==> flow/design.v <==
module sync_high (
    input wire clk,
    input wire n_rst,
    input wire async_in,
    output reg sync_out
);
reg meta;
always_ff @( posedge clk, negedge n_rst ) 
begin : RESET_HIGH_SYNCHRONIZER
    if(n_rst == 1'b0)
    begin
        meta <= 1'b1;
        sync_out <= 1'b1;
    end
    else
    begin
        meta <= async_in;
        sync_out <= meta;
    end
end
endmodule
module sync_low (
    input wire clk,
    input wire n_rst,
    input wire async_in,
    output reg sync_out
);
reg meta;
always_ff @( posedge clk, negedge n_rst ) 
begin : RESET_LOW_SYNCHRONIZER
    if(n_rst == 1'b0)
    begin
        meta <= 1'b0;
        sync_out <= 1'b0;
    end
    else
    begin
        meta <= async_in;
        sync_out <= meta;
    end
end
endmodule
module eop_detect
(
    input wire clk,
    input wire n_rst,
    input wire d_plus_sync,
    input wire d_minus_sync,
    input wire shift_enable,
    output reg eop
);
reg pmand;
reg nxt_eop;
always_comb begin: NXT_EOP
    if(shift_enable) begin
        nxt_eop = pmand;
    end
    else begin
        nxt_eop = eop;
    end
end
always_ff @(posedge clk, negedge n_rst) begin: REGISTER
    if(!n_rst) begin
        eop <= 1'b0;
    end
    else begin
        eop <= nxt_eop;
    end
end
assign pmand = ~(d_plus_sync | d_minus_sync);
endmodule
module decoder
(
    input wire clk,
    input wire n_rst,
    input wire d_plus_sync,
    input wire shift_enable,
    output reg d_orig
);
reg old_data;
reg new_data;
reg nxt_old;
reg nxt_new;
always_comb begin : NEXT_VALUE
    nxt_old = old_data;
    nxt_new = new_data;
    if(shift_enable) begin
       nxt_new = d_plus_sync;
       nxt_old = new_data; 
    end
end
always_ff @(posedge clk, negedge n_rst) begin
    if(!n_rst) begin
       new_data <= 1'b1;
       old_data <= 1'b1; 
    end
    else begin
        new_data <= nxt_new;
        old_data <= nxt_old; 
    end
end
assign d_orig = ~(new_data ^ old_data);
endmodule
module edge_detector
(
    input wire clk,
    input wire n_rst,
    input wire d_plus_sync,
    output reg d_edge
);
reg old_d_plus;
always_ff @(posedge clk, negedge n_rst) begin
    if(!n_rst) begin
        old_d_plus <= 1'b1;
    end
    else begin
        old_d_plus <= d_plus_sync;
    end
end
assign d_edge = (old_d_plus & (!d_plus_sync)) | ((!old_d_plus) & d_plus_sync);
endmodule
module flex_counter_rx #(
    NUM_CNT_BITS = 4
) (
    input reg clk,
    input reg n_rst,
    input reg clear,
    input reg count_enable,
    input reg [NUM_CNT_BITS-1:0] rollover_val,
    output reg [NUM_CNT_BITS-1:0] count_out,
    output reg rollover_flag
);
reg [NUM_CNT_BITS-1:0] next_output;
reg next_rollover_flag;
always_ff @(posedge clk, negedge n_rst) 
begin : OUTPUT
    if(n_rst == 0)  
    begin
        count_out <= 0;
        rollover_flag <= 0;
    end
    else
    begin
        count_out <= next_output;
        rollover_flag <= next_rollover_flag;
    end
end
always_comb 
begin : NEXT_STATE
    if(clear == 1)
    begin
      next_output = 0;
      next_rollover_flag = 0;
    end
    else if(count_enable == 1'b1)
    begin
        if(count_out == rollover_val)
        begin
            next_output = 1;
            next_rollover_flag = 0;
        end
        else if(count_out == rollover_val-1)
        begin
            next_output = count_out + 1;
            next_rollover_flag = 1;
        end
        else
        begin
            next_output = count_out + 1;
            next_rollover_flag = 0;
        end
    end
    else
    begin
        next_output = count_out;
        next_rollover_flag = rollover_flag;
    end
end
endmodule
module timer
(
    input wire clk,
    input wire n_rst,
    input wire d_edge,
    input wire disable_timer,
    output reg shift_enable,
    output reg byte_received
);
typedef enum logic [1:0] { STROBE_CLEAR, COUNT_TO_4, COUNT_TO_8 } statetype1;
typedef enum logic [2:0] { BYTE_IDLE, BYTE_CLEAR, BYTE_WAIT_ONE_BIT, BYTE_COUNT, BYTE_RESET } statetype2;
statetype1 state1;
statetype1 nxt_state1;
statetype2 state2;
statetype2 nxt_state2;
reg strobe_clear;
reg strobe_enable;
reg [3:0] strobe_rollovervalue;
reg [3:0] strobe_count;
reg shift_enable1;
reg byte_disable;
reg byte_enable;
reg byte_clear;
reg [3:0] byte_rollovervalue;
reg [3:0] byte_count;
always_comb begin: SHIFT_ENABLE_NEXT_STATE
    nxt_state1 = state1;
    case(state1)
        STROBE_CLEAR: begin
            nxt_state1 = COUNT_TO_4;
        end
        COUNT_TO_4: begin
            if(shift_enable)
                nxt_state1 = COUNT_TO_8;
        end
        COUNT_TO_8: begin
            if(d_edge)
                nxt_state1 = COUNT_TO_4;
        end
    endcase
end
always_ff @(posedge clk, negedge n_rst) begin: SHIFT_ENABLE_REGISTER
    if(!n_rst) begin
        state1 <= STROBE_CLEAR;
    end
    else begin
        state1 <= nxt_state1;
    end
end
always_comb begin:  SHIFT_ENABLE_OUTPUT_LOGIC
    strobe_clear = 1'b0;
    strobe_enable = 1'b0;
    strobe_rollovervalue = '0;
    case(state1)
        STROBE_CLEAR: begin
            strobe_clear = 1'b1;
        end
        COUNT_TO_4: begin
            strobe_enable = 1'b1;
            strobe_rollovervalue = 4'd1;
        end
        COUNT_TO_8: begin
            strobe_enable = 1'b1;
            strobe_rollovervalue = 4'd8;
        end
    endcase
    if(d_edge)
        strobe_clear = 1'b1;
end
flex_counter_rx
CORE1(
    .clk(clk),
    .n_rst(n_rst),
    .clear(strobe_clear),
    .count_enable(strobe_enable),
    .rollover_val(strobe_rollovervalue),
    .count_out(strobe_count),
    .rollover_flag(shift_enable1)
);
always_comb begin: SHIFT_ENABLE
    if(d_edge)
        shift_enable = 1'b0;
    else
        shift_enable = shift_enable1;
end
always_comb begin: BYTE_RECEIVED_NEXT_STATE
    nxt_state2 = state2;
    case(state2)
        BYTE_IDLE: begin
            if(d_edge)
                nxt_state2 = BYTE_CLEAR;
        end
        BYTE_CLEAR: begin
            nxt_state2 = BYTE_WAIT_ONE_BIT;
        end
        BYTE_WAIT_ONE_BIT: begin
            if(shift_enable)
                nxt_state2 = BYTE_COUNT;
        end
        BYTE_COUNT: begin
            if(disable_timer)
                nxt_state2 = BYTE_IDLE;
            else if(byte_received)
                nxt_state2 = BYTE_RESET;
        end
        BYTE_RESET: begin
            nxt_state2 = BYTE_COUNT;
        end
    endcase
end
always_ff @(posedge clk, negedge n_rst) begin: BYTE_RECEIVED_REGISTER
    if(!n_rst) begin
        state2 <= BYTE_IDLE;
    end
    else begin
        state2 <= nxt_state2;
    end
end
always_comb begin:  BYTE_RECEIVED_OUTPUT_LOGIC
    byte_disable = 1'b0;
    byte_clear = 1'b0;
    byte_rollovervalue = '0;
    case(state2)
        BYTE_IDLE: begin
            byte_disable = 1'b1;
        end
        BYTE_CLEAR: begin
            byte_clear = 1'b1;
        end
        BYTE_WAIT_ONE_BIT: begin
            byte_disable = 1'b1;
        end
        BYTE_COUNT: begin
            byte_rollovervalue = 4'd8;
        end
        BYTE_RESET: begin
            byte_clear = 1'b1;
        end
    endcase
end
always_comb begin: BYTE_TIMER_ENABLE_LOGIC
    byte_enable = 1'b0;
    if(byte_disable)
        byte_enable = 1'b0;
    else if(shift_enable)
        byte_enable = 1'b1;
end
flex_counter_rx
CORE2(
    .clk(clk),
    .n_rst(n_rst),
    .clear(byte_clear),
    .count_enable(byte_enable),
    .rollover_val(byte_rollovervalue),
    .count_out(byte_count),
    .rollover_flag(byte_received)
);
endmodule
module rcu
(
    input wire clk,
    input wire n_rst,
    input wire d_edge,
    input wire shift_enable,
    input wire byte_received,
    input wire [7:0] p_out,
    input wire [7:0] old_2_byte,
    input wire [7:0] new_2_byte,
    input wire eop,
    input wire done_2,
    input wire done_64,
    output reg disable_timer,
    output reg rcving,
    output reg flush,
    output reg r_error,
    output reg store_pid,
    output reg load_buf,
    output reg w_enable,
    output reg ready
);
typedef enum logic [4:0] { IDLE, EIDLE, RESET, READING_SYNC, CHECKING_SYNC, READ_PID, CHECKSTORE_PID,
                            READ_DATA, RECEIVED_DATA, STORE_DATA, WAIT_FOR_EOP, READ_ADRESS, RECEIVED_ADRESS,
                            ADRESS_DONE, ADRESS_CHECK, ADRESS_CORRECT, WAIT, EOP1, ERROR, ERROR_EOP1  
                            } statetype;
statetype state;
statetype nxt_state;
always_comb begin: NEXT_STATE
    nxt_state = state;
    case(state)
        IDLE: begin
            if(d_edge)
                nxt_state = RESET;
        end
        EIDLE: begin
            if(d_edge)
                nxt_state = RESET;
        end
        RESET: begin
            nxt_state = READING_SYNC;
        end
        READING_SYNC: begin
            if(byte_received)
                nxt_state = CHECKING_SYNC;
        end
        CHECKING_SYNC: begin
            if(p_out == 8'b10000000)
                nxt_state = READ_PID;
            else
                nxt_state = ERROR;
        end
        READ_PID: begin
            if(byte_received)
                nxt_state = CHECKSTORE_PID;
        end
        CHECKSTORE_PID: begin
            if((p_out == 8'b11010010) || (p_out == 8'b01011010) || (p_out == 8'b00011110))
                nxt_state = WAIT;
            else if((p_out == 8'b11100001) || (p_out == 8'b01101001))
                nxt_state = READ_ADRESS;
            else if((p_out == 8'b11000011) || (p_out == 8'b01001011))
                nxt_state = READ_DATA;
            else
                nxt_state = ERROR;
        end
        WAIT: begin
            if(eop && shift_enable)
                nxt_state = EOP1;
        end
        READ_ADRESS: begin
            if(byte_received)
                nxt_state = RECEIVED_ADRESS;
            else if(eop && shift_enable)
                nxt_state = ERROR_EOP1;
        end
        RECEIVED_ADRESS: begin
            nxt_state = ADRESS_DONE;
        end
        ADRESS_DONE: begin
            if(!done_2)
                nxt_state = READ_ADRESS;
            else
                nxt_state = ADRESS_CHECK;
        end
        ADRESS_CHECK: begin
            if((old_2_byte[6:0] == 7'b0000001) && ({new_2_byte[2:0], old_2_byte[7]} == 4'b0001))
                nxt_state = ADRESS_CORRECT;
            else
                nxt_state = ERROR;
        end
        ADRESS_CORRECT: begin
            if(eop && shift_enable)
                nxt_state = EOP1;
        end
        READ_DATA: begin
            if(byte_received)
                nxt_state = RECEIVED_DATA;
            else if(eop && shift_enable)
                nxt_state = ERROR_EOP1;
        end
        RECEIVED_DATA: begin
            if(!done_2)
                nxt_state = WAIT_FOR_EOP;
            else
                nxt_state = STORE_DATA;
        end
        STORE_DATA: begin
            if(!done_64)
                nxt_state = WAIT_FOR_EOP;
            else
                nxt_state = ERROR;
        end
        WAIT_FOR_EOP: begin
            if(!eop && shift_enable)
                nxt_state = READ_DATA;
            else if(eop && shift_enable && done_2)
                nxt_state = EOP1;
            else if(eop && shift_enable && !done_2)
                nxt_state = ERROR_EOP1;
        end
        EOP1: begin
            if(eop && shift_enable)
                nxt_state = IDLE;
        end
        ERROR: begin
            if(eop && shift_enable)
                nxt_state = ERROR_EOP1;
        end
        ERROR_EOP1: begin
            if(eop && shift_enable)
                nxt_state = EIDLE;
        end
    endcase
end
always_ff @(posedge clk, negedge n_rst) begin: STATE_REGISTER
    if(!n_rst)
        state <= IDLE;
    else
        state <= nxt_state;
end
always_comb begin: OUTPUT_LOGIC
    disable_timer = 1'b0;
    rcving = 1'b0;
    flush = 1'b0;
    r_error = 1'b0;
    store_pid = 1'b0;
    load_buf = 1'b0;
    w_enable = 1'b0;
    ready = 1'b0;
    case(state)
        IDLE: begin
            disable_timer = 1'b1;
        end
        EIDLE: begin
            r_error = 1'b1;
            disable_timer = 1'b1;
        end
        RESET: begin
            rcving = 1'b1;
            flush = 1'b1;
        end
        READING_SYNC: begin
            rcving = 1'b1;
        end
        CHECKING_SYNC: begin
            rcving = 1'b1;
        end
        READ_PID: begin
            rcving = 1'b1;
        end
        CHECKSTORE_PID: begin
            rcving = 1'b1;
            store_pid = 1'b1;
        end
        WAIT: begin
            rcving = 1'b1;
        end
        READ_ADRESS: begin
            rcving = 1'b1;
        end
        RECEIVED_ADRESS: begin
            rcving = 1'b1;
            load_buf = 1'b1;
        end
        ADRESS_DONE: begin
            rcving = 1'b1;
        end
        ADRESS_CHECK: begin
            rcving = 1'b1;
        end
        ADRESS_CORRECT: begin
            rcving = 1'b1;
        end
        READ_DATA: begin
            rcving = 1'b1;
        end
        RECEIVED_DATA: begin
            rcving = 1'b1;
            load_buf = 1'b1;
        end
        STORE_DATA: begin
            rcving = 1'b1;
            w_enable = 1'b1;
            ready = 1'b1;
        end
        WAIT_FOR_EOP: begin
            rcving = 1'b1;
        end
        ERROR: begin
            r_error = 1'b1;
            rcving = 1'b1;
        end
        ERROR_EOP1: begin
            r_error = 1'b1;
        end
    endcase
end
endmodule
module flex_stp_sr # (
    NUM_BITS = 4,
    SHIFT_MSB = 1
) (
    input wire clk,
    input wire n_rst,
    input wire shift_enable,
    input wire serial_in,
    output reg [NUM_BITS-1:0] parallel_out
);
reg [NUM_BITS-1:0] next_output;
always_ff @(posedge clk, negedge n_rst) 
begin : SHIFT_REG_FLIPFLOP
    if(n_rst == 0)
    begin
        parallel_out <= '1;
    end
    else
    begin
        parallel_out <= next_output;
    end
end
always_comb begin : NEXT_OUTPUT
    if(shift_enable)
    begin
        if(SHIFT_MSB)
        begin
            next_output = { parallel_out [NUM_BITS-2:0], serial_in};
        end
        else
        begin
            next_output = {serial_in,  parallel_out[NUM_BITS-1:1]};
        end
    end
    else
    begin
        next_output = parallel_out;
    end
end
endmodule
module stp_sr_8_lsb
(
  input wire clk,
  input wire n_rst,
  input wire d_orig,
  input wire shift_enable,
  output wire [7:0] p_out 
);
  flex_stp_sr #(
    .SHIFT_MSB(0),
    .NUM_BITS(8)
    )
  CORE(
    .clk(clk),
    .n_rst(n_rst),
    .serial_in(d_orig),
    .shift_enable(shift_enable),
    .parallel_out(p_out)
  );
endmodule
module rx_data_ready_reg
(
    input wire clk,
    input wire n_rst,
    input wire ready,
    input wire [6:0] buffer_occupancy,
    output reg rx_data_ready
);
typedef enum logic  { RIDLE, READY } statetype;
statetype nxt_state;
statetype state;
always_comb begin: NEXT_STATE_LOGIC
    nxt_state = state;
    case(state)
        RIDLE: begin
            if(ready)
                nxt_state = READY;
        end
        READY: begin
            if(buffer_occupancy == '0)
                nxt_state = RIDLE;
        end
    endcase
end
always_comb begin: OUTPUT_LOGIC
    rx_data_ready = 0;
    if(state == READY)
        rx_data_ready = 1;
end
always_ff @(posedge clk, negedge n_rst) begin : REGISTER
    if(!n_rst)
    begin
        state <= RIDLE;
    end
    else
    begin
        state <= nxt_state;
    end
end
endmodule
module rx_packet_reg
(
    input wire clk,
    input wire n_rst,
    input wire store_pid,
    input wire [7:0] p_out,
    output reg [3:0] rx_packet
);
reg [3:0] nxt_rx_packet;
always_comb begin : NXT_RX_PACKET
    nxt_rx_packet = rx_packet;
    if(store_pid) begin
        case (p_out)
        8'b11100001: begin  
            nxt_rx_packet = 4'b0001;
        end
        8'b01101001: begin  
            nxt_rx_packet = 4'b1001;
        end
        8'b11000011: begin  
            nxt_rx_packet = 4'b0011;
        end
        8'b01001011: begin  
            nxt_rx_packet = 4'b1011;
        end
        8'b11010010: begin  
            nxt_rx_packet = 4'b0010;
        end
        8'b01011010: begin  
            nxt_rx_packet = 4'b1010;
        end
        8'b00011110: begin  
            nxt_rx_packet = 4'b1110;
        end  
        endcase
    end
end
always_ff @(posedge clk, negedge n_rst) begin : REGISTER
    if(!n_rst)
    begin
        rx_packet <= '0;
    end
    else
    begin
        rx_packet <= nxt_rx_packet;
    end
end
endmodule
module store_2_byte_buffer
(
    input wire clk,
    input wire n_rst,
    input wire load_buf,
    input wire flush,
    input wire [7:0] p_out,
    output reg [7:0] new_2_byte,
    output reg [7:0] old_2_byte,
    output reg [7:0] rcv_data
);
reg [7:0] nxt_new_2_byte;
reg [7:0] nxt_old_2_byte;
reg [7:0] nxt_rcv_data;
always_comb begin: NXT_VALUE
    nxt_new_2_byte = new_2_byte;
    nxt_old_2_byte = old_2_byte;
    nxt_rcv_data = rcv_data;
    if(flush) begin
        nxt_new_2_byte = '0;
        nxt_old_2_byte = '0;
        nxt_rcv_data = '0;
    end
    else if(load_buf) begin
        nxt_new_2_byte = p_out;
        nxt_old_2_byte = new_2_byte;
        nxt_rcv_data = old_2_byte;
    end
end
always_ff @(posedge clk, negedge n_rst) begin: REGISTER
    if(!n_rst) begin
        new_2_byte <= '0;
        old_2_byte <= '0;
        rcv_data <= '0;
    end
    else begin
        new_2_byte <= nxt_new_2_byte;
        old_2_byte <= nxt_old_2_byte;
        rcv_data <= nxt_rcv_data;
    end
end
endmodule
module count_to_2
(
    input wire clk,
    input wire n_rst,
    input wire flush, 
    input wire load_buf,
    output reg done_2
);
reg [1:0] count;
reg [1:0] nxt_count;
always_comb begin: NEXT_COUNT
    nxt_count = count;
    if(flush)
        nxt_count = '0;
    else if(load_buf) begin
        if(count == 2'b10)
            nxt_count = count;
        else
            nxt_count = count + 1;
    end
end
always_ff @(posedge clk, negedge n_rst) begin: REGISTER
    if(!n_rst)
        count <= '0;
    else
        count <= nxt_count;
end
always_comb begin: OUTPUT_LOGIC
    if(count == 2'b10)
        done_2 = 1'b1;
    else
        done_2 = 1'b0;
end
endmodule
module count_to_64
(
    input wire clk,
    input wire n_rst,
    input wire flush,
    input wire w_enable,
    output reg done_64
);
reg [6:0] count;
reg [6:0] nxt_count;
always_comb begin: NEXT_COUNT
    nxt_count = count;
    if(flush)
        nxt_count = '0;
    else if(w_enable) begin
        if(count == 7'd64)
            nxt_count = count;
        else
            nxt_count = count + 1;
    end
end
always_ff @(posedge clk, negedge n_rst) begin: REGISTER
    if(!n_rst)
        count <= '0;
    else
        count <= nxt_count;
end
always_comb begin: OUTPUT_LOGIC
    if(count == 7'd64)
        done_64 = 1'b1;
    else
        done_64 = 1'b0;
end
endmodule
module rcv_block
(
    input wire clk,
    input wire n_rst,
    input wire d_plus,
    input wire d_minus,
    input wire [6:0] buffer_occupancy,
    output reg rx_error,
    output reg rx_transfer_active,
    output reg flush,
    output reg rx_data_ready,
    output reg [3:0] rx_packet,
    output reg w_enable,
    output reg [7:0] rcv_data
);
reg d_plus_sync;
reg d_minus_sync;
reg eop;
reg shift_enable;
reg byte_received;
reg d_orig;
reg d_edge;
reg disable_timer;
reg [7:0] p_out;
reg [7:0] new_2_byte;
reg [7:0] old_2_byte;
reg done_2;
reg done_64;
reg store_pid;
reg load_buf;
reg ready;
sync_high SYNC_HIGH(
    .clk(clk),
    .n_rst(n_rst),
    .async_in(d_plus),
    .sync_out(d_plus_sync)
);
sync_low SYNC_LOW(
    .clk(clk),
    .n_rst(n_rst),
    .async_in(d_minus),
    .sync_out(d_minus_sync)
);
eop_detect EOP_DETECTOR(
    .clk(clk),
    .n_rst(n_rst),
    .d_plus_sync(d_plus_sync),
    .d_minus_sync(d_minus_sync),
    .shift_enable(shift_enable),
    .eop(eop)
);
decoder DECODER(
    .clk(clk),
    .n_rst(n_rst),
    .d_plus_sync(d_plus_sync),
    .shift_enable(shift_enable),
    .d_orig(d_orig)
);
edge_detector EDGE_DETECTOR(
    .clk(clk),
    .n_rst(n_rst),
    .d_plus_sync(d_plus_sync),
    .d_edge(d_edge)
);
timer TIMER(
    .clk(clk),
    .n_rst(n_rst),
    .d_edge(d_edge),
    .disable_timer(disable_timer),
    .shift_enable(shift_enable),
    .byte_received(byte_received)
);
rcu RCU(
    .clk(clk),
    .n_rst(n_rst),
    .d_edge(d_edge),
    .shift_enable(shift_enable),
    .byte_received(byte_received),
    .p_out(p_out),
    .old_2_byte(old_2_byte),
    .new_2_byte(new_2_byte),
    .eop(eop),
    .done_2(done_2),
    .done_64(done_64),
    .disable_timer(disable_timer),
    .rcving(rx_transfer_active),
    .flush(flush),
    .r_error(rx_error),
    .store_pid(store_pid),
    .load_buf(load_buf),
    .w_enable(w_enable),
    .ready(ready)
);
stp_sr_8_lsb SHIFT_REGISTER(
    .clk(clk),
    .n_rst(n_rst),
    .d_orig(d_orig),
    .shift_enable(shift_enable),
    .p_out(p_out)
);
rx_data_ready_reg READY(
    .clk(clk),
    .n_rst(n_rst),
    .ready(ready),
    .buffer_occupancy(buffer_occupancy),
    .rx_data_ready(rx_data_ready)
);
rx_packet_reg PACKET(
    .clk(clk),
    .n_rst(n_rst),
    .store_pid(store_pid),
    .p_out(p_out),
    .rx_packet(rx_packet)
);
store_2_byte_buffer STORE_2_BYTE(
    .clk(clk),
    .n_rst(n_rst),
    .load_buf(load_buf),
    .flush(flush),
    .p_out(p_out),
    .new_2_byte(new_2_byte),
    .old_2_byte(old_2_byte),
    .rcv_data(rcv_data)
);
count_to_2 COUNT_TO_2(
    .clk(clk),
    .n_rst(n_rst),
    .flush(flush),
    .load_buf(load_buf),
    .done_2(done_2)
);
count_to_64 COUNT_TO_64(
    .clk(clk),
    .n_rst(n_rst),
    .flush(flush),
    .w_enable(w_enable),
    .done_64(done_64)
);
endmodule
module flex_counter #(
    parameter NUM_CNT_BITS = 4
)
(
    input logic clk,
    input logic n_rst,
    input logic clear,
    input logic count_enable,
    input logic [NUM_CNT_BITS - 1:0] rollover_val,
    output logic [NUM_CNT_BITS - 1:0] count_out,
    output logic rollover_flag
);
logic [NUM_CNT_BITS - 1:0] count_next;
logic rollover_flag_next;
always_ff @( posedge clk, negedge n_rst ) begin
    if (!n_rst) begin
        count_out <= '0;
        rollover_flag <= '0;
    end
    else begin
        count_out <= count_next;
        rollover_flag <= rollover_flag_next;
    end
end
always_comb begin
    if(clear) begin
        count_next = '0;
    end
    else if (count_enable) begin
        if (rollover_val == count_out) begin
            count_next = 4'b1;               
        end
        else begin
            count_next = count_out + 1;
        end
    end
    else begin
        count_next = count_out;
    end
    if (clear) begin
        rollover_flag_next = 0;
    end
    else if (rollover_val == count_next) begin
        rollover_flag_next = 1;  
    end          
    else begin
        rollover_flag_next = 0;
    end
end
endmodule
module flex_pts_sr #(
    parameter NUM_BITS = 4,
    parameter SHIFT_MSB = 1
) (
    input logic clk,
    input logic n_rst,
    input logic shift_enable,
    input logic load_enable,
    input logic [NUM_BITS - 1:0] parallel_in,
    output logic serial_out
);
    logic [NUM_BITS - 1:0] next_parallel_out;
    logic [NUM_BITS - 1:0] parallel_out;
    always_ff @( posedge clk, negedge n_rst ) begin
        if(!n_rst) begin
            parallel_out <= '1;
        end
        else begin
            parallel_out <= next_parallel_out;
        end
    end
    always_comb begin
        if (load_enable) begin
            next_parallel_out = parallel_in;
        end
        else if (shift_enable) begin
            if (SHIFT_MSB) begin
                next_parallel_out = {parallel_out[NUM_BITS - 2:0], 1'b1};
            end
            else begin
                next_parallel_out = {1'b1, parallel_out[NUM_BITS - 1:1]};
            end
        end
        else begin
            next_parallel_out = parallel_out;
        end
    end
    always_comb begin
        if(!n_rst) begin
            serial_out = '1;
        end
        else begin
            if (SHIFT_MSB) begin
                serial_out = parallel_out[NUM_BITS - 1];
            end
            else begin
                serial_out = parallel_out[0];
            end
        end
    end
endmodule
module pts_sr_8_lsb
(
  input logic clk,
  input logic n_rst,
  input logic strobe,
  input logic strobe_middle,
  input logic [7:0] d_par,
  input logic pts_load_enable,
  input logic pts_shift_enable,
  output logic d_orig 
);
  flex_pts_sr #(
    .NUM_BITS(8),
    .SHIFT_MSB(0)
  )
  CORE(
    .clk(clk),
    .n_rst(n_rst),
    .parallel_in(d_par),
    .load_enable(pts_load_enable),
    .shift_enable(strobe),
    .serial_out(d_orig)
  );
endmodule
module packet_selecter (
    input logic sync_start,
    input logic pid_start,
    input logic [7:0] tx_packet_data,
    input logic [3:0] tx_packet,
    input logic crc_start,
    output logic [7:0] d_par
);
always_comb begin : selecter
    d_par = tx_packet_data;
    if (pid_start) begin
        case (tx_packet)
            4'b0001: begin
                d_par = 8'b11100001;
            end
            4'b1001: begin
                d_par = 8'b01101001;
            end
            4'b0010: begin
                d_par = 8'b11010010;
            end
            4'b1010: begin
                d_par = 8'b01011010;
            end
            4'b1110: begin
                d_par = 8'b00011110;
            end
            4'b0011: begin
                d_par = 8'b11000011;
            end
        endcase
    end
    if (sync_start) begin
        d_par = 8'b10000000;
    end
    if (crc_start) begin
        d_par = 8'b00000000;
    end
end
endmodule
module encoder (
    input logic clk,
    input logic strobe_middle,
    input logic strobe,
    input logic n_rst,
    input logic d_orig,
    output logic d_encoded
);
logic next_d_encoded;
always_ff @( posedge clk, negedge n_rst ) begin
    if (!n_rst) begin
        d_encoded <= '1;
    end
    else begin
        d_encoded <= next_d_encoded;
    end
end
always_comb begin
    if(strobe_middle) begin
        if (d_orig) begin
            next_d_encoded = d_encoded;       
        end
        else begin
            next_d_encoded = !d_encoded;        
        end
    end
    else begin
        next_d_encoded = d_encoded;  
    end
end
endmodule
module d_plus_selecter (
    input logic d_encoded,
    input logic eop,
    input logic idle,
    output logic d_plus_out
);
always_comb begin
    if (eop) begin
        d_plus_out = 0;
    end
    else if (idle) begin
        d_plus_out = 1;
    end
    else begin
        d_plus_out = d_encoded;
    end
end
endmodule
module d_minus_selecter (
    input logic d_encoded,
    input logic eop,
    input logic idle,
    output logic d_minus_out
);
always_comb begin
    if (eop) begin
        d_minus_out = 0;
    end
    else if (idle) begin
        d_minus_out = 0;
    end
    else begin
        d_minus_out = !d_encoded;
    end
end
endmodule
module timer_transmit(
  input logic clk,
  input logic n_rst,
  input logic timer_enable,
  input logic timer_clear,
  input logic tx_transfer_active,
  output logic byte_transmitted,
  output logic strobe,
  output logic strobe_middle
);
logic rollover_flag_8;
logic rollover_flag_9;
logic timer1_enable;
logic timer2_enable;
logic timer_inner_clear;
logic [3:0] count_out_bit;
typedef enum bit [3:0] { IDLE, CT8_1, CT8_1_CLEAR, CT8_2, CT8_2_CLEAR, CT9, CT9_CLEAR } stateType;
stateType state;
stateType next_state;
always_ff @( posedge clk, negedge n_rst ) begin
    if (!n_rst) begin
        state <= IDLE;
    end
    else begin
        state <= next_state;
    end
end
assign byte_transmitted = (rollover_flag_8 || rollover_flag_9);
always_comb begin : NXT_LOGIC
    next_state = state;
      case (state)
          IDLE: begin
              next_state = CT8_1;
          end
          CT8_1: begin
              if (rollover_flag_8) begin
                  next_state = CT8_1_CLEAR;
              end
          end
          CT8_1_CLEAR: begin
            next_state = CT8_2;
          end
          CT8_2: begin
              if (rollover_flag_8) begin
                  next_state = CT8_2_CLEAR;
              end
          end
          CT8_2_CLEAR: begin
            next_state = CT9;
          end
          CT9: begin
              if (rollover_flag_9) begin
                  next_state = CT9_CLEAR;
              end
          end
          CT9_CLEAR: begin
            next_state = CT8_1;
          end
      endcase
end
always_comb begin : OUTPUT
  timer1_enable = 0;
  timer2_enable = 0;
  timer_inner_clear = 0;
  case (state)
      CT8_1: begin
          timer1_enable = 1;
      end
      CT8_1_CLEAR: begin
          timer_inner_clear = 1;
      end
      CT8_2: begin
          timer1_enable = 1;
      end
      CT8_2_CLEAR: begin
          timer_inner_clear = 1;
      end
      CT9: begin
          timer2_enable = 1;
      end
      CT9_CLEAR: begin
          timer_inner_clear = 1;
      end
  endcase
end
assign strobe_middle = tx_transfer_active ? (count_out_bit == 4'd4) : 0;
flex_counter #(
  .NUM_CNT_BITS(4)
) bit_counter_bit(
  .clk(clk),
  .n_rst(n_rst),
  .clear(timer_clear),
  .count_enable(timer1_enable || timer2_enable),
  .rollover_val(4'd8),
  .count_out(count_out_bit),
  .rollover_flag(strobe)
);
flex_counter #(
  .NUM_CNT_BITS(4)
) bit_counter_byte_8(
  .clk(clk),
  .n_rst(n_rst),
  .clear(timer_clear || timer_inner_clear),
  .count_enable(timer1_enable && strobe),
  .rollover_val(4'd8),
  .count_out(),
  .rollover_flag(rollover_flag_8)
);
flex_counter #(
  .NUM_CNT_BITS(4)
) bit_counter_byte_9(
  .clk(clk),
  .n_rst(n_rst),
  .clear(timer_clear || timer_inner_clear),
  .count_enable(timer2_enable && strobe),
  .rollover_val(4'd9),
  .count_out(),
  .rollover_flag(rollover_flag_9)
);
endmodule
module tmu (
    input logic clk,
    input logic n_rst,
    input logic strobe,
    input logic byte_transmitted,
    input logic [6:0] buffer_occupancy,
    input logic [3:0] tx_packet,
    output logic get_tx_packet_data,
    output logic tx_transfer_active,
    output logic tx_error,
    output logic timer_enable,
    output logic pid_start,
    output logic sync_start,
    output logic idle,
    output logic pts_load_enable,
    output logic pts_shift_enable,
    output logic timer_clear,
    output logic eop,
    output logic crc_start
);
    typedef enum bit [4:0] { IDLE, SYNC_load, SYNC, PID_load, PID, DATA_load, DATA, DATA_check, CRC_load_1, CRC_1, CRC_load_2, CRC_2, EOP_1, EOP_2, ERROR, IDLE_d_1, IDLE_d_2, IDLE_d_3} stateType;
    stateType state;
    stateType next_state;
    always_ff @( posedge clk, negedge n_rst ) begin
        if (!n_rst) begin
            state <= IDLE;
        end
        else begin
            state <= next_state;
        end
    end
    always_comb begin : NXT_LOGIC
    next_state = state;
        case (state)
            IDLE: begin
                if (tx_packet != 0) begin
                    if ((tx_packet == 4'b0011) && (!buffer_occupancy)) begin
                        next_state = ERROR;
                    end                    
                    else begin
                        next_state = SYNC_load; 
                    end 
                end
            end
            SYNC_load: begin
                next_state = SYNC;
            end
            SYNC: begin
                if (byte_transmitted) begin
                    next_state = PID_load;  
                end
            end
            PID_load: begin
                next_state = PID;
            end
            PID: begin
                if (byte_transmitted) begin
                    if ((tx_packet == 4'b0011) || (tx_packet == 4'b1011)) begin
                        next_state = DATA_load;
                    end
                    else if ((tx_packet == 4'b0001) || (tx_packet == 4'b1001)) begin
                        next_state = CRC_load_1;
                    end
                    else begin
                        next_state = EOP_1;
                    end
                end
            end
            DATA_load: begin
                next_state = DATA;
            end
            DATA: begin
                if (byte_transmitted) begin
                    next_state = DATA_check;
                end
            end
            DATA_check: begin
                if (buffer_occupancy) begin
                    next_state = DATA_load;
                end
                else begin
                    next_state = CRC_load_1;
                end
            end
            CRC_load_1: begin
                next_state = CRC_1;
            end
            CRC_1: begin
                if (byte_transmitted) begin
                    next_state = CRC_load_2;
                end
            end
            CRC_load_2: begin
                next_state = CRC_2;
            end
            CRC_2: begin
                if (byte_transmitted) begin
                    next_state = EOP_1;
                end
            end
            EOP_1: begin
                if (strobe) begin
                    next_state = EOP_2;
                end
            end
            EOP_2: begin
                if (strobe) begin
                    next_state = IDLE_d_1;
                end
            end
            IDLE_d_1: begin
                next_state = IDLE_d_2;
            end
            IDLE_d_2: begin
                next_state = IDLE_d_3;
            end
            IDLE_d_3: begin
                next_state = IDLE;
            end
            ERROR: begin
                if (byte_transmitted) begin
                    next_state = IDLE;
                end
            end
        endcase
    end
    always_comb begin : OUTPUT
        timer_enable = 0;
        timer_clear = 0;
        sync_start = 0;
        pid_start = 0;
        get_tx_packet_data = 0;
        tx_error = 0;
        eop = 0;
        tx_transfer_active = 0;
        pts_load_enable = 0;
        pts_shift_enable = 0;
        idle = 0;
        crc_start = 0;
        case (state)
            IDLE: begin
                timer_clear = 1;
                idle = 1;
            end
            SYNC_load: begin
                tx_transfer_active = 1;
                pts_load_enable = 1;
                sync_start = 1;
            end
            SYNC: begin
                timer_enable = 1;
                tx_transfer_active = 1;
                pts_shift_enable = 1;
            end
            PID_load: begin
                tx_transfer_active = 1;
                pts_load_enable = 1;
                pid_start = 1;
            end
            PID: begin
                timer_enable = 1;
                tx_transfer_active = 1;
                pts_shift_enable = 1;
            end
            DATA_load: begin
                tx_transfer_active = 1;
                pts_load_enable = 1;
            end
            DATA: begin
                tx_transfer_active = 1;
                pts_shift_enable = 1;
                timer_enable = 1;
            end
            DATA_check: begin
                get_tx_packet_data = 1;
                tx_transfer_active = 1;
            end
            CRC_load_1: begin
                tx_transfer_active = 1;
                pts_load_enable = 1;
                crc_start = 1;
            end
            CRC_1: begin
                timer_enable = 1;
                tx_transfer_active = 1;
                pts_shift_enable = 1;
            end
            CRC_load_2: begin
                tx_transfer_active = 1;
                pts_load_enable = 1;
                crc_start = 1;
            end
            CRC_2: begin
                timer_enable = 1;
                tx_transfer_active = 1;
                pts_shift_enable = 1;
            end
            EOP_1: begin
                eop = 1;
                tx_transfer_active = 1;
            end
            EOP_2: begin
                eop = 1;
                tx_transfer_active = 1;
            end
            ERROR: begin
                tx_error = 1;
                tx_transfer_active = 1;
                pts_load_enable = 1;
            end
            IDLE_d_1: begin
                idle = 1;
            end
            IDLE_d_2: begin
                idle = 1;
            end
            IDLE_d_3: begin
                idle = 1;
            end
        endcase
    end
endmodule
module usb_transmitter (
  input logic clk,
  input logic n_rst,
  input logic [6:0] buffer_occupancy,
  input logic [3:0] tx_packet,
  input logic [7:0] tx_packet_data,
  output logic get_tx_packet_data,
  output logic tx_transfer_active,
  output logic tx_error,
  output logic d_plus_out,
  output logic d_minus_out
);
  logic [7:0] d_par;
  logic d_orig;
  logic d_encoded;
  logic eop;
  logic timer_clear;
  logic timer_enable;
  logic byte_transmitted;
  logic strobe;
  logic sync_start;
  logic pid_start;
  logic idle;
  logic pts_load_enable;
  logic pts_shift_enable;
  logic crc_start;
  logic strobe_middle;
  packet_selecter packet_selecter (
    .sync_start(sync_start),
    .pid_start(pid_start),
    .tx_packet_data(tx_packet_data),
    .tx_packet(tx_packet),
    .d_par(d_par),
    .crc_start(crc_start)
  );
  pts_sr_8_lsb pts_sr_8_lsb (
    .clk(clk),
    .n_rst(n_rst),
    .strobe(strobe),
    .strobe_middle(strobe_middle),
    .pts_load_enable(pts_load_enable),
    .pts_shift_enable(pts_shift_enable),
    .d_par(d_par),
    .d_orig(d_orig)
  );
  encoder encoder (
    .clk(clk),
    .strobe(strobe),
    .strobe_middle(strobe_middle),
    .n_rst(n_rst),
    .d_orig(d_orig),
    .d_encoded(d_encoded)
  );
  d_plus_selecter d_plus_selecter (
    .eop(eop),
    .d_encoded(d_encoded),
    .d_plus_out(d_plus_out),
    .idle(idle)
  );
  d_minus_selecter d_minus_selecter (
    .eop(eop),
    .d_encoded(d_encoded),
    .d_minus_out(d_minus_out),
    .idle(idle)
  );
  timer_transmit timer(
    .clk(clk),
    .n_rst(n_rst),
    .timer_enable(timer_enable),
    .timer_clear(timer_clear),
    .tx_transfer_active(tx_transfer_active),
    .byte_transmitted(byte_transmitted),
    .strobe(strobe),
    .strobe_middle(strobe_middle)
  );
  tmu tmu(
    .clk(clk),
    .n_rst(n_rst),
    .byte_transmitted(byte_transmitted),
    .pts_load_enable(pts_load_enable),
    .pts_shift_enable(pts_shift_enable),
    .strobe(strobe),
    .buffer_occupancy(buffer_occupancy),
    .sync_start(sync_start),
    .pid_start(pid_start),
    .timer_enable(timer_enable),
    .timer_clear(timer_clear),
    .get_tx_packet_data(get_tx_packet_data),
    .tx_transfer_active(tx_transfer_active),
    .tx_error(tx_error),
    .eop(eop),
    .tx_packet(tx_packet),
    .idle(idle),
    .crc_start(crc_start)
  );
endmodule
module get_ptr_controller (
    input logic clk,
    input logic n_rst,
    input logic clr,
    input logic get_rx_data,
    input logic get_tx_packet_data,
    input logic [6:0] buffer_occupancy,
    output logic [6:0] get_ptr
);
    logic [6:0] next_get_ptr;
    always_ff @( posedge clk, negedge n_rst ) begin
        if (!n_rst) begin
            get_ptr <= 0;
        end
        else begin
            get_ptr <= next_get_ptr;
        end
    end
    always_comb begin
        if (clr) begin
            next_get_ptr = 0;
        end
        else if ((get_rx_data || get_tx_packet_data) && (get_ptr < 64) && (buffer_occupancy)) begin
            next_get_ptr = get_ptr + 1;
        end
        else begin
            next_get_ptr = get_ptr;
        end
    end
endmodule
module store_ptr_controller (
    input logic clk,
    input logic n_rst,
    input logic clr,
    input logic store_rx_packet_data,
    input logic store_tx_data,
    input logic [6:0] buffer_occupancy,
    output logic [6:0] store_ptr
);
    logic [6:0] next_store_ptr;
    always_ff @( posedge clk, negedge n_rst ) begin
        if (!n_rst) begin
            store_ptr <= 0;
        end
        else begin
            store_ptr <= next_store_ptr;
        end
    end
    always_comb begin
        if (clr) begin
            next_store_ptr = 0;
        end
        else if ((store_tx_data || store_rx_packet_data) && (store_ptr < 64)) begin
            next_store_ptr = store_ptr + 1;
        end
        else begin
            next_store_ptr = store_ptr;
        end
    end
endmodule
module fifo_ram (
    input logic clk,
    input logic n_rst,
    input logic [7:0] tx_data,
    input logic [7:0] rx_packet_data,
    input logic [6:0] store_ptr,
    input logic [6:0] get_ptr,
    input logic store_rx_packet_data,
    input logic store_tx_data,
    output logic [6:0] buffer_occupancy,
    output logic [7:0] tx_packet_data,
    output logic [7:0] rx_data
);
logic [7:0] FIFO_reg [63:0];
logic [7:0] next_FIFO_reg [63:0];
logic [6:0] buffer_count;
genvar i;
generate
    for (i = 0; i < 64; i++)
        always_ff @( posedge clk, negedge n_rst ) begin
            if (!n_rst) begin
                FIFO_reg[i] <= 0;
            end
            else begin
                FIFO_reg[i] <= next_FIFO_reg[i];
            end 
        end
endgenerate
generate
    for(i = 0; i< 64; i++)
        always_comb begin
            if ((store_rx_packet_data || store_tx_data) && (store_ptr[5:0] == i)) begin
                if (store_tx_data) begin
                    next_FIFO_reg[i] = tx_data;
                end
                else begin
                    next_FIFO_reg[i] = rx_packet_data;
                end
            end
            else begin
                next_FIFO_reg[i] = FIFO_reg[i];
            end
        end
endgenerate
always_comb begin
    rx_data = FIFO_reg[get_ptr[5:0]];
    tx_packet_data = FIFO_reg[get_ptr[5:0]];
    buffer_count = store_ptr - get_ptr;
    if (buffer_count == 64 || buffer_count == -64) begin
        buffer_occupancy = 64;
    end
    else begin
        buffer_occupancy = buffer_count % 64;
    end
end
endmodule
module buffer (
    input logic clk,
    input logic n_rst,
    input logic store_tx_data,
    input logic store_rx_packet_data,
    input logic get_rx_data,
    input logic get_tx_packet_data,
    input logic [7:0] tx_data,
    input logic [7:0] rx_packet_data,
    input logic clear,
    input logic flush,
    output logic [6:0] buffer_occupancy,
    output logic [7:0] rx_data,
    output logic [7:0] tx_packet_data
);
logic [6:0] store_ptr;
logic [6:0] get_ptr;
logic clr;
assign clr = (flush || clear);
store_ptr_controller store_ptr_controller (
    .clk(clk),
    .n_rst(n_rst),
    .clr(clr),
    .store_rx_packet_data(store_rx_packet_data),
    .store_tx_data(store_tx_data),
    .store_ptr(store_ptr),
    .buffer_occupancy(buffer_occupancy)
);
get_ptr_controller get_ptr_controller (
    .clk(clk),
    .n_rst(n_rst),
    .clr(clr),
    .get_rx_data(get_rx_data),
    .get_tx_packet_data(get_tx_packet_data),
    .get_ptr(get_ptr),
    .buffer_occupancy(buffer_occupancy)
);
fifo_ram fifo_ram (
    .clk(clk),
    .n_rst(n_rst),
    .tx_data(tx_data),
    .rx_packet_data(rx_packet_data),
    .store_ptr(store_ptr),
    .get_ptr(get_ptr),
    .store_rx_packet_data(store_rx_packet_data),
    .store_tx_data(store_tx_data),
    .buffer_occupancy(buffer_occupancy),
    .tx_packet_data(tx_packet_data),
    .rx_data(rx_data)
);
endmodule
module ahb_slave
(
  input logic clk,
  input logic n_rst,
  input  logic hsel,
  input  logic [3:0] haddr,
  input  logic [1:0] htrans,
  input  logic [1:0] hsize,
  input  logic hwrite,
  input  logic [31:0] hwdata,
  output logic [31:0] hrdata,
  output logic hresp,
  output logic hready,
  input  logic [3:0] rx_packet,
  input  logic rx_data_ready,
  input  logic rx_transfer_active,
  input  logic rx_error,
  output logic dmode,
  input  logic [6:0] buffer_occupancy,
  input  logic [7:0] rx_data,
  output logic get_rx_data,
  output logic store_tx_data,
  output logic [7:0] tx_data,
  output logic clear,
  output logic [3:0] tx_packet,
  input logic tx_transfer_active,
  input logic tx_error
);
  localparam OUT   = 4'b0001;  
  localparam IN    = 4'b1001;  
  localparam DATA0 = 4'b0011;  
  localparam DATA1 = 4'b1011;  
  localparam ACK   = 4'b0010;  
  localparam NAK   = 4'b1010;  
  localparam STALL = 4'b1110;  
  logic [13:0] [7:0] slavedata, next_slavedata;
  logic [31:0] next_hrdata;
  logic [3:0]  next_haddr;
  logic [3:0] next_address;
  logic [3:0] addr;
  logic next_hwrite;
  logic next_hsize;
  logic read, write;
  logic next_read, next_write;
  typedef enum {DATA_IDLE, READ, DATA_WRITE, BYTE1, BYTE2, BYTE3, BYTE4} stateTYPE;
  stateTYPE data_state, next_data_state;
  typedef enum {IDLE, WRITE, CHECK, CLEAR} state;
  state tx_state, next_state_tx;
  state flush_state, next_state_flush;
  assign hready = (hresp) ? 1'b0: 1'b1;
  always_comb begin : D_MODE
    dmode = 1'b0;
    if (rx_transfer_active) begin
      dmode = 1'b1;
    end
  end
  always_comb begin : FLUSH_BUFFER_CONTROL_REGISTER
      next_state_flush = flush_state;
      case (flush_state)
          IDLE: begin
            if (haddr == 13 && hwrite && hsel && !hresp) begin 
              next_state_flush = WRITE;
            end
          end
          WRITE: begin
            next_state_flush = CHECK;
          end
          CHECK: begin
            if (buffer_occupancy == '0) begin
              next_state_flush = CLEAR;
            end
          end
          CLEAR: begin 
            next_state_flush = IDLE;
          end
      endcase
  end
  assign clear = slavedata[13][0];
  always_comb begin : TX_PACKET_CONTROL_REGISTER
      next_state_tx = tx_state;
      case (tx_state)
          IDLE  : if (hsel && hwrite && !hresp && haddr == 12) next_state_tx = WRITE;
          WRITE : if (tx_transfer_active) next_state_tx = CHECK;
          CHECK: if (!tx_transfer_active) next_state_tx = CLEAR;
          CLEAR : next_state_tx = IDLE;
      endcase
  end
  always_comb begin : TX_PACKET_OUTPUT
    tx_packet = 0;
    if(slavedata[12] == 1) begin  
      tx_packet = DATA0;
    end else if(slavedata[12] == 2) begin
      tx_packet = ACK;
    end else if(slavedata[12] == 3) begin
      tx_packet = NAK;
    end else if(slavedata[12] == 4) begin
      tx_packet = STALL; 
    end else begin
      tx_packet = '0;
    end
  end
    always_comb begin : DB_STATE
      next_data_state = data_state;
      next_read = read;
      next_write = write;
      case (data_state)
        DATA_IDLE : begin 
          if (next_slavedata[10][0]) begin
            next_data_state = READ;
          end else if (!hresp && hsel && hwrite && (next_address == 0)) begin
            next_data_state = DATA_WRITE;
          end
        end
        DATA_WRITE : begin
          next_data_state = BYTE1;
          next_write = 1;
        end
        READ  : begin
          next_data_state = BYTE1;
          next_read = 1;
        end
        BYTE1 : begin 
            next_data_state = (slavedata[11][0]) ? DATA_IDLE:BYTE2;
            next_read = (slavedata[11][0])? 0:read;
            next_write = (slavedata[11][0])? 0:write;
        end
        BYTE2 : begin 
            next_data_state = (slavedata[11][1]) ? DATA_IDLE:BYTE3;
            next_read = (slavedata[11][1])? 0:read;
            next_write = (slavedata[11][1])? 0:write;
        end
        BYTE3 : next_data_state = BYTE4;
        BYTE4 : begin 
            next_data_state = DATA_IDLE;
            next_read = 0;
            next_write = 0;
        end
        default: next_data_state = DATA_IDLE;
      endcase
    end
  always_comb begin : WRITE_DATA_OUTPUT
    tx_data       = '0;
    store_tx_data = '0;
    if (write)
      store_tx_data = 1'b1;
    if(write) begin
      case (data_state)
        BYTE1 : tx_data = slavedata[0];
        BYTE2 : tx_data = slavedata[1];
        BYTE3 : tx_data = slavedata[2];
        BYTE4 : tx_data = slavedata[3];
      endcase
    end
  end
  assign get_rx_data = read;
  always_comb begin : ADDRESS_MAPPING
    hresp = 0;
    next_address = addr;
    if (hsel) begin
      if ((hwrite && (haddr < 10) && (haddr > 3)) || (haddr > 13) || (hsize == 3))  
        hresp = 1; 
      else
        case (hsize)
          2'd0 : next_address = haddr;  
          2'd1 : next_address = haddr & ~2'd1;  
          2'd2 : next_address = haddr & ~2'd3;  
        endcase
    end
  end
  always_comb begin : RECEIVE_DATA  
    next_hrdata = hrdata;
    if (hsel && !hwrite && !hresp) begin  
      if ((!hwrite && next_hwrite) && (next_haddr == haddr))  
        next_hrdata = hwdata;  
      else begin
        case (hsize)
          0: begin  
            case (haddr[1:0])
              2'd0: next_hrdata = {24'd0, slavedata[next_address]};
              2'd1: next_hrdata = {16'd0, slavedata[next_address],  8'd0};
              2'd2: next_hrdata = { 8'd0, slavedata[next_address], 16'd0};
              2'd3: next_hrdata = {slavedata[next_address], 24'd0};
            endcase
          end 
          1: begin  
            case (haddr[1:0])
              2'd0, 2'd1: next_hrdata = {16'd0, slavedata[next_address + 4'd1], slavedata[next_address]};
              2'd2, 2'd3: next_hrdata = {slavedata[next_address + 4'd1], slavedata[next_address], 16'd0};
            endcase
          end
          2: begin
          next_hrdata = {(next_address < 4'd12) ? slavedata[next_address + 4'd3] : 8'h00,
                         (next_address < 4'd12) ? slavedata[next_address + 4'd2] : 8'h00,
                         slavedata[next_address + 4'd1], slavedata[next_address]};  
          end
        endcase
      end
    end
  end
  always_comb begin : WRITE_FROM_AHB
    next_slavedata[8]  = {1'b0,buffer_occupancy};  
    next_slavedata[13:9] = slavedata[13:9];  
    if (tx_state == CLEAR) begin 
      next_slavedata[12] = '0; 
    end
    if (flush_state == CLEAR) begin
      next_slavedata[13] = '0;  
    end
    next_slavedata[7:6] = '0;  
    if (rx_error) begin
      next_slavedata[6] = 1;
    end
    if (tx_error) begin
      next_slavedata[7] = 1;
    end
    next_slavedata[5:4] = '0;  
    if (rx_transfer_active) begin
      next_slavedata[5][0] = 1'b1;
    end
    if (tx_transfer_active) begin
      next_slavedata[5][1] = 1'b1;
    end
    if (rx_data_ready) begin
      next_slavedata[4][0] = 1'b1;
    end
    case (rx_packet)
      IN: begin
        next_slavedata[4][1] = 1'b1;
      end
      OUT: begin
        next_slavedata[4][2] = 1'b1;
      end
      ACK: begin
        next_slavedata[4][3] = 1'b1;
      end
      NAK: begin
        next_slavedata[4][4] = 1'b1;
      end
    endcase
  next_slavedata[3:0]= slavedata[3:0];  
    if(write)begin
      case (data_state)
        DATA_WRITE, BYTE1, BYTE2, BYTE3: next_slavedata[9] = 8'h1;
        BYTE4: next_slavedata[9] = 8'h0;
      endcase
    end
    if (data_state == DATA_WRITE)
      next_slavedata[3:0] = hwdata;
    if(read) begin
    case (data_state)
      BYTE1 : begin
        next_slavedata[0] = rx_data;
        if (slavedata[11][0]) begin
          next_slavedata[10] = '0;
        end
      end
      BYTE2 : 
      begin
        next_slavedata[1] = rx_data;
        if (slavedata[11][1]) begin
          next_slavedata[10] = '0;
        end
      end
      BYTE3 : next_slavedata[2] = rx_data;
      BYTE4 : 
        begin 
          next_slavedata[3] = rx_data;
          next_slavedata[10] = '0;
        end
    endcase
    end
    if (hsel && (htrans != 2'b00)) begin
      case (hsize)
        0 : next_slavedata[11] = 1;
        1 : next_slavedata[11] = 2;
        2 : next_slavedata[11] = 4;
      endcase
    end
    if (hsel & next_hwrite && (addr > 9)) begin  
      case (next_hsize)
        0: begin
          case (addr[1:0])
            2'd0 : next_slavedata[addr] = hwdata[7:0];
            2'd1 : next_slavedata[addr] = hwdata[15:8];
            2'd2 : next_slavedata[addr] = hwdata[23:16];
            2'd3 : next_slavedata[addr] = hwdata[31:24];
          endcase
        end 
        1: begin
          case (addr[1:0])
            2'd0, 2'd1: begin
              if (addr < 4'd13) next_slavedata[addr + 4'd1] = hwdata[15:8];
              next_slavedata[addr] = hwdata[7:0];
            end
            2'd2: begin
              next_slavedata[addr + 4'd1] = hwdata[31:24];
              next_slavedata[addr] = hwdata[23:16];
            end
          endcase
        end
        2: begin
          {next_slavedata[addr+3],next_slavedata[addr+2],next_slavedata[addr+1],next_slavedata[addr]} = hwdata;
        end
      endcase
    end
  end
  always_ff @( posedge clk, negedge n_rst ) begin : FLIP_FLOPS_FOR_ALL
      if (!n_rst) begin
        tx_state <= IDLE;
        flush_state <= IDLE;
        data_state <= DATA_IDLE;
        slavedata <= '0;
        read  <= '0;
        write <= '0;
        addr <= '0;
        hrdata <= '0;
        next_haddr  <= '0;
        next_hwrite <= '0;
        next_hsize <= '0;
      end else begin
        data_state <= next_data_state;
        tx_state <= next_state_tx;
        flush_state <= next_state_flush;
        slavedata <= next_slavedata;
        read  <= next_read;
        write <= next_write;
        addr <= next_address;
        hrdata <= next_hrdata;
        next_haddr  <= haddr;
        next_hwrite <= hwrite;
        next_hsize <= hsize;
      end
  end
endmodule
module usb_top_level(
    input logic clk,
    input logic n_rst,
    input logic hsel,
    input logic [3:0] haddr,
    input logic [1:0] htrans,
    input logic  [1:0] hsize,
    input logic hwrite,
    input logic [31:0] hwdata,
    output logic [31:0] hrdata,
    output logic hresp,
    output logic hready,
    output logic d_mode,
    input logic d_plus_in,
    input logic d_minus_in,
    output logic d_plus_out,
    output logic d_minus_out,
    output logic [6:0] buffer_occupancy,
    output logic get_rx_data,
    output logic [3:0] tx_packet,
    output logic tx_transfer_active
);
logic [3:0] rx_packet;
logic rx_data_ready;
logic rx_transfer_active;
logic rx_error;
logic store_rx_packet_data;
logic [7:0] rx_packet_data;
logic flush;
logic [7:0] rx_data;
logic store_tx_data;
logic [7:0] tx_data;
logic clear;
logic tx_error;
logic get_tx_packet_data;
logic [7:0] tx_packet_data;
ahb_slave AHB_SLAVE(
    .clk(clk),
    .n_rst(n_rst),
    .hsel(hsel),
    .hwrite(hwrite),
    .hsize(hsize),
    .haddr(haddr),
    .htrans(htrans),
    .hwdata(hwdata),
    .hrdata(hrdata),
    .hresp(hresp),
    .hready(hready),
    .dmode(d_mode),
    .rx_packet(rx_packet),
    .rx_data_ready(rx_data_ready),
    .rx_transfer_active(rx_transfer_active),
    .rx_error(rx_error),
    .buffer_occupancy(buffer_occupancy),
    .rx_data(rx_data),
    .get_rx_data(get_rx_data),
    .store_tx_data(store_tx_data),
    .tx_data(tx_data),
    .clear(clear),
    .tx_packet(tx_packet),
    .tx_transfer_active(tx_transfer_active),
    .tx_error(tx_error)
);
buffer BUFFER(
    .clk(clk),
    .n_rst(n_rst),
    .store_tx_data(store_tx_data),
    .store_rx_packet_data(store_rx_packet_data),
    .get_rx_data(get_rx_data),
    .get_tx_packet_data(get_tx_packet_data),
    .tx_data(tx_data),
    .rx_packet_data(rx_packet_data),
    .clear(clear),
    .flush(flush),
    .buffer_occupancy(buffer_occupancy),
    .rx_data(rx_data),
    .tx_packet_data(tx_packet_data)
);
usb_transmitter TRANSMITTER(
    .clk(clk),
    .n_rst(n_rst),
    .buffer_occupancy(buffer_occupancy),
    .tx_packet(tx_packet),
    .tx_packet_data(tx_packet_data),
    .get_tx_packet_data(get_tx_packet_data),
    .tx_transfer_active(tx_transfer_active),
    .tx_error(tx_error),
    .d_plus_out(d_plus_out),
    .d_minus_out(d_minus_out)
);
rcv_block RECEIVER(
    .clk(clk),
    .n_rst(n_rst),
    .d_plus(d_plus_in),
    .d_minus(d_minus_in),
    .buffer_occupancy(buffer_occupancy),
    .rx_error(rx_error),
    .rx_transfer_active(rx_transfer_active),
    .flush(flush),
    .rx_data_ready(rx_data_ready),
    .rx_packet(rx_packet),
    .w_enable(store_rx_packet_data),
    .rcv_data(rx_packet_data)
);
endmodule
## From RTL to reports: usb_top_level

The steps from the RTL of usb_top_level to its reports follow in flow order.
Line numbers count from 1 in the design file above.
Cell names lack the library's common part.
A cell with n/a has no value.

- Design top: usb_top_level
- Clock port: clk
- Standard-cell library: sky130hd
- Library corner: tt_025C_1v80

## Word level

Counts by Yosys on the flattened word-level netlist (proc, flatten, opt, wreduce). Print and check cells are left out. Cells with the same type and inputs are merged into one.
Memory sizes are those after Yosys's memory passes, which may raise the word count (mostly to a power of two), join words into wider ones and drop unused or constant bits.

- Register bits after elaboration: 885
- Bits in latches: 0
- Memory bits (writable): 0
- Bits in read-only memories: 640
- Clocked read ports x word width: 0
- Memory cells: 2
- Input bits: 46
- Output and inout bits: 50
- Elaborated cells: 930

- Add/sub/neg operators: 16
- Multipliers: 0
- Div/mod/pow operators: 0
- $lt $le $gt $ge: 8
- Equal/unequal tests: 297
- Shifts and indexed selects: 4
- Mux-type cells: 304
- Bitwise operators: 11
- Reductions and logical operators: 178

Memories:

| memory | depth | bits a word | rd ports | wr ports | RTL line | RTL |
|---|---|---|---|---|---|---|
| (name not given) | 32 | 12 | 1 | 0 | 1445 | `case (state)` |
| (name not given) | 32 | 8 | 1 | 0 | 488 | `case(state)` |

## Logic depth

Yosys ltp: most cells in a row. Word level: on the elaborated netlist, between registers, memories and ports. Mapped: between sequential cells and ports; inverters and the memories' decode and read muxes count.

- Word-level depth: 14
- ABC_AREA: 0
- Mapped depth: 14
- Depth with buffers taken out: 12

## Mapped cells and area

Source: synth_stat.txt of the flow (Yosys; design flattened, memories mapped). It holds for the ABC_AREA given above (unset counts as 0); a run with the other value may have another netlist.

Cell types:

| type | count | area in all (um^2) |
|---|---|---|
| dfrtp_1 | 782 | 1.96E+04 |
| a21oi_1 | 548 | 2742.63 |
| nand3_1 | 487 | 2.44E+03 |
| nor2_1 | 554 | 2.08E+03 |
| nand2_1 | 472 | 1.77E+03 |

Other cell types: 89; their cells: 1807.

- Cell count: 4650
- Chip area (Yosys): 40710.3 um^2
- Flip-flops: 809
- Buffer cells: 372

By module: a second synthesis without flattening, with its own total; a netlist apart from the flattened one above.

- Cell total of the unflattened synthesis: 4424
- Area total of the unflattened synthesis: 41621.2 um^2

Rows give one instance, submodules left out.

Modules:

| module | times used | cells | area (um^2) | sequential area (um^2) |
|---|---|---|---|---|
| fifo_ram | 1 | 2313 | 22091.2 | 12812.3 |
| ahb_slave | 1 | 1239 | 11322.1 | 4282.9 |
| flex_counter (NUM_CNT_BITS=4) | 3 | 51 | 416.6 | 125.1 |

Further modules, not shown: 29.

## Timing after synthesis

Path of least setup slack by OpenSTA after synthesis, without wires, with an ideal clock, recovery checks aside; 20% of the period is set as input and as output delay. Where synthesis merged equal registers, the netlist keeps one of their names.

- Kind: register -> output
- Start point: register BUFFER.store_ptr_controller.store_ptr[0]
- End point: output buffer_occupancy[1]
- Period: 10000 ps
- Output delay: 2000 ps
- Time at the first pin: 0 ps
- Data arrival time: 2812 ps
- Required time: 8000 ps
- Path slack: 5188 ps
- Delay of the path: 2812 ps
- Stages on the path: 11
- Path buffers: 0
- Period reached after synthesis: 4812 ps

"delay of the path" = arrival - input delay + setup time.
At an output port there is no setup time.
"stages on the path": output pins that drive a net of the path, with the launching flip-flop's if there is one; two outputs of one cell count as two.
"period reached after synthesis" = period - worst setup slack (recovery checks aside). The figure is calculated, with input and output delays left at 20% of the set period.
The rows between start and end are the longest chain of elaborated cells between them; the timing report does not say that the signal goes this way. Where chains are equally long, one stands for them.
Each line given opens the expression or statement behind the cell; cells for indexed reads and writes are added by Yosys, which also makes memories of some case tables.

- Cells in the longest elaborated chain: 3
- Elaborated cells on any way between the ends: 3
- Those cells by class: add/sub (1); eq/ne (1); mux (1)

RTL lines, path post-synthesis:

| what | RTL line | RTL |
|---|---|---|
| start: declaration | 1661 | `output logic [6:0] store_ptr` |
| start: assignment | 1666 | `store_ptr <= 0;` |
| start: assignment | 1669 | `store_ptr <= next_store_ptr;` |
| subtractor 7 bit | 1731 | `buffer_count = store_ptr - get_ptr;` |
| equality test 7 bit | 1732 | `if (buffer_count == 64 \|\| buffer_count == -64) begin` |
| two-way mux 7 bit | 1732 |  |
| end: declaration | 2142 | `output logic [6:0] buffer_occupancy,` |

## Timing after layout

Path of least setup slack in the final report of entry C (OpenROAD, finished layout, wires in). Where an end is a register, its clock arrival counts in the times.
The path's times are printed in steps of 10 ps; the period is the one set.

- Kind: register -> output
- Start point: register BUFFER.store_ptr_controller.store_ptr[0]
- End point: output buffer_occupancy[6]
- Period: 9870 ps
- Output delay: 1970 ps
- Time at the first pin: 700 ps
- Data arrival time: 4440 ps
- Required time: 7900 ps
- Path slack: 3460 ps
- Stages on the path: 11
- Path buffers: 1

The rows between start and end are the longest chain of elaborated cells between them; the timing report does not say that the signal goes this way. Where chains are equally long, one stands for them.

- Cells in the longest elaborated chain: 3
- Elaborated cells on any way between the ends: 3
- Those cells by class: add/sub (1); eq/ne (1); mux (1)

RTL lines, path after layout:

| what | RTL line | RTL |
|---|---|---|
| start: declaration | 1661 | `output logic [6:0] store_ptr` |
| start: assignment | 1666 | `store_ptr <= 0;` |
| start: assignment | 1669 | `store_ptr <= next_store_ptr;` |
| subtractor 7 bit | 1731 | `buffer_count = store_ptr - get_ptr;` |
| equality test 7 bit | 1732 | `if (buffer_count == 64 \|\| buffer_count == -64) begin` |
| two-way mux 7 bit | 1732 |  |
| end: declaration | 2142 | `output logic [6:0] buffer_occupancy,` |

## Implementation results

4 stored runs of usb_top_level in the flow (synthesis by Yosys, layout by OpenROAD, sky130hd cells), in arbitrary order. Constraints: input delay and output delay 20% of the set period each, output load 0.01 pF.
"achieved period" is the run's clock period less its worst setup slack. It is reckoned from that one timing run; input and output delays stay at 20% of the period that was set.
"worst path time": the worst setup path's part of the clock period (all of it between registers, 20% less for each end at a port) less its slack. A launch clock that arrives late makes it longer, a capture clock that arrives late makes it shorter.
"total power after layout" is the tool's figure for a default switching activity; nothing was simulated.
"worst path time" is given in steps of 10 ps.

### Entry A

==> flow/run.sh <==
#!/bin/bash
# the make line also repeats the synthesis and layout settings of config.mk as NAME=value (left out here)
make -C /OpenROAD-flow-scripts/flow DESIGN_CONFIG=/design/flow/config.mk WORK_HOME=/design/flow/orfs CLKGATE_MAP_FILE= finish
==> flow/config.mk <==
export PLATFORM = sky130hd
export DESIGN_NAME = usb_top_level
export DESIGN_NICKNAME = usb_top_level
export VERILOG_FILES = /design/flow/design.v
export SDC_FILE = /design/flow/constraint.sdc
export NUM_CORES = 4
export LEC_CHECK = 0
export ABC_AREA = 1
export CAP_MARGIN = 20
export CELL_PAD_IN_SITES_DETAIL_PLACEMENT = 1
export CELL_PAD_IN_SITES_GLOBAL_PLACEMENT = 0
export CORE_MARGIN = 2
export CORE_UTILIZATION = 39
export CTS_CLUSTER_DIAMETER = 385
export CTS_CLUSTER_SIZE = 21
export GPL_ROUTABILITY_DRIVEN = 0
export GPL_TIMING_DRIVEN = 0
export MAX_ROUTING_LAYER = met4
export MIN_ROUTING_LAYER = met2
export PLACE_DENSITY = 0.93
export SLEW_MARGIN = 0
export TNS_END_PERCENT = 35
==> flow/constraint.sdc <==
create_clock -name core_clock -period 4.08 [get_ports {clk}]
set_input_delay 0.8160 -clock core_clock [delete_from_list [all_inputs] [get_ports {clk}]]
set_output_delay 0.8160 -clock core_clock [all_outputs]
set_load 0.01 [all_outputs]

Outcome of entry A: no results, routing failed with GRT-0116

### Entry B

==> flow/run.sh <==
#!/bin/bash
# the make line also repeats the synthesis and layout settings of config.mk as NAME=value (left out here)
make -C /OpenROAD-flow-scripts/flow DESIGN_CONFIG=/design/flow/config.mk WORK_HOME=/design/flow/orfs CLKGATE_MAP_FILE= finish
==> flow/config.mk <==
export PLATFORM = sky130hd
export DESIGN_NAME = usb_top_level
export DESIGN_NICKNAME = usb_top_level
export VERILOG_FILES = /design/flow/design.v
export SDC_FILE = /design/flow/constraint.sdc
export NUM_CORES = 4
export LEC_CHECK = 0
export ABC_AREA = 0
export CAP_MARGIN = 10
export CELL_PAD_IN_SITES_DETAIL_PLACEMENT = 0
export CELL_PAD_IN_SITES_GLOBAL_PLACEMENT = 3
export CORE_ASPECT_RATIO = 0.66
export CORE_MARGIN = 2
export CORE_UTILIZATION = 34
export CTS_CLUSTER_SIZE = 86
export GPL_ROUTABILITY_DRIVEN = 0
export GPL_TIMING_DRIVEN = 0
export HOLD_SLACK_MARGIN = -0.09
export MAX_ROUTING_LAYER = met5
export MIN_ROUTING_LAYER = met2
export PLACE_DENSITY = 0.51
export SETUP_SLACK_MARGIN = 0.2
export SLEW_MARGIN = 25
export TNS_END_PERCENT = 30
==> flow/constraint.sdc <==
create_clock -name core_clock -period 8.44 [get_ports {clk}]
set_input_delay 1.6880 -clock core_clock [delete_from_list [all_inputs] [get_ports {clk}]]
set_output_delay 1.6880 -clock core_clock [all_outputs]
set_load 0.01 [all_outputs]

Outcome of entry B: no results, routing failed with GRT-0116

### Entry C

==> flow/run.sh <==
#!/bin/bash
# the make line also repeats the synthesis and layout settings of config.mk as NAME=value (left out here)
make -C /OpenROAD-flow-scripts/flow DESIGN_CONFIG=/design/flow/config.mk WORK_HOME=/design/flow/orfs CLKGATE_MAP_FILE= finish
==> flow/config.mk <==
export PLATFORM = sky130hd
export DESIGN_NAME = usb_top_level
export DESIGN_NICKNAME = usb_top_level
export VERILOG_FILES = /design/flow/design.v
export SDC_FILE = /design/flow/constraint.sdc
export NUM_CORES = 4
export LEC_CHECK = 0
export CAP_MARGIN = 20
export CELL_PAD_IN_SITES_DETAIL_PLACEMENT = 0
export CORE_MARGIN = 2
export CORE_UTILIZATION = 42
export MIN_ROUTING_LAYER = met1
export PLACE_DENSITY_LB_ADDON = 0.29
export SLEW_MARGIN = 5
==> flow/constraint.sdc <==
create_clock -name core_clock -period 9.87 [get_ports {clk}]
set_input_delay 1.9740 -clock core_clock [delete_from_list [all_inputs] [get_ports {clk}]]
set_output_delay 1.9740 -clock core_clock [all_outputs]
set_load 0.01 [all_outputs]

Results of entry C:
- Total power after layout: 0.010284 W
- Worst path time: 4440 ps
- Critical path kind: register -> output
- Standard-cell area after layout: 46084.2 um^2
- Post-synthesis cell area: 40710.3 um^2
- Achieved period: 6410 ps
- Setup slack of the critical path: 3460 ps
- Final worst hold slack: 346 ps
- Post-layout utilization: 47.8 %
- Summed negative setup slack: 0 ps
- Die size: 99436.2 um^2

### Entry D

==> flow/run.sh <==
#!/bin/bash
# the make line also repeats the synthesis and layout settings of config.mk as NAME=value (left out here)
make -C /OpenROAD-flow-scripts/flow DESIGN_CONFIG=/design/flow/config.mk WORK_HOME=/design/flow/orfs CLKGATE_MAP_FILE= finish
==> flow/config.mk <==
export PLATFORM = sky130hd
export DESIGN_NAME = usb_top_level
export DESIGN_NICKNAME = usb_top_level
export VERILOG_FILES = /design/flow/design.v
export SDC_FILE = /design/flow/constraint.sdc
export NUM_CORES = 4
export LEC_CHECK = 0
export CAP_MARGIN = 20
export CELL_PAD_IN_SITES_GLOBAL_PLACEMENT = 3
export CORE_MARGIN = 2
export CORE_UTILIZATION = 64
export CTS_CLUSTER_DIAMETER = 98
export GPL_TIMING_DRIVEN = 1
export MAX_ROUTING_LAYER = met4
export MIN_ROUTING_LAYER = met1
export PLACE_DENSITY_LB_ADDON = 0.12
export SLEW_MARGIN = 20
==> flow/constraint.sdc <==
create_clock -name core_clock -period 7.11 [get_ports {clk}]
set_input_delay 1.4220 -clock core_clock [delete_from_list [all_inputs] [get_ports {clk}]]
set_output_delay 1.4220 -clock core_clock [all_outputs]
set_load 0.01 [all_outputs]

Outcome of entry D: no results, placement failed with FLW-0024
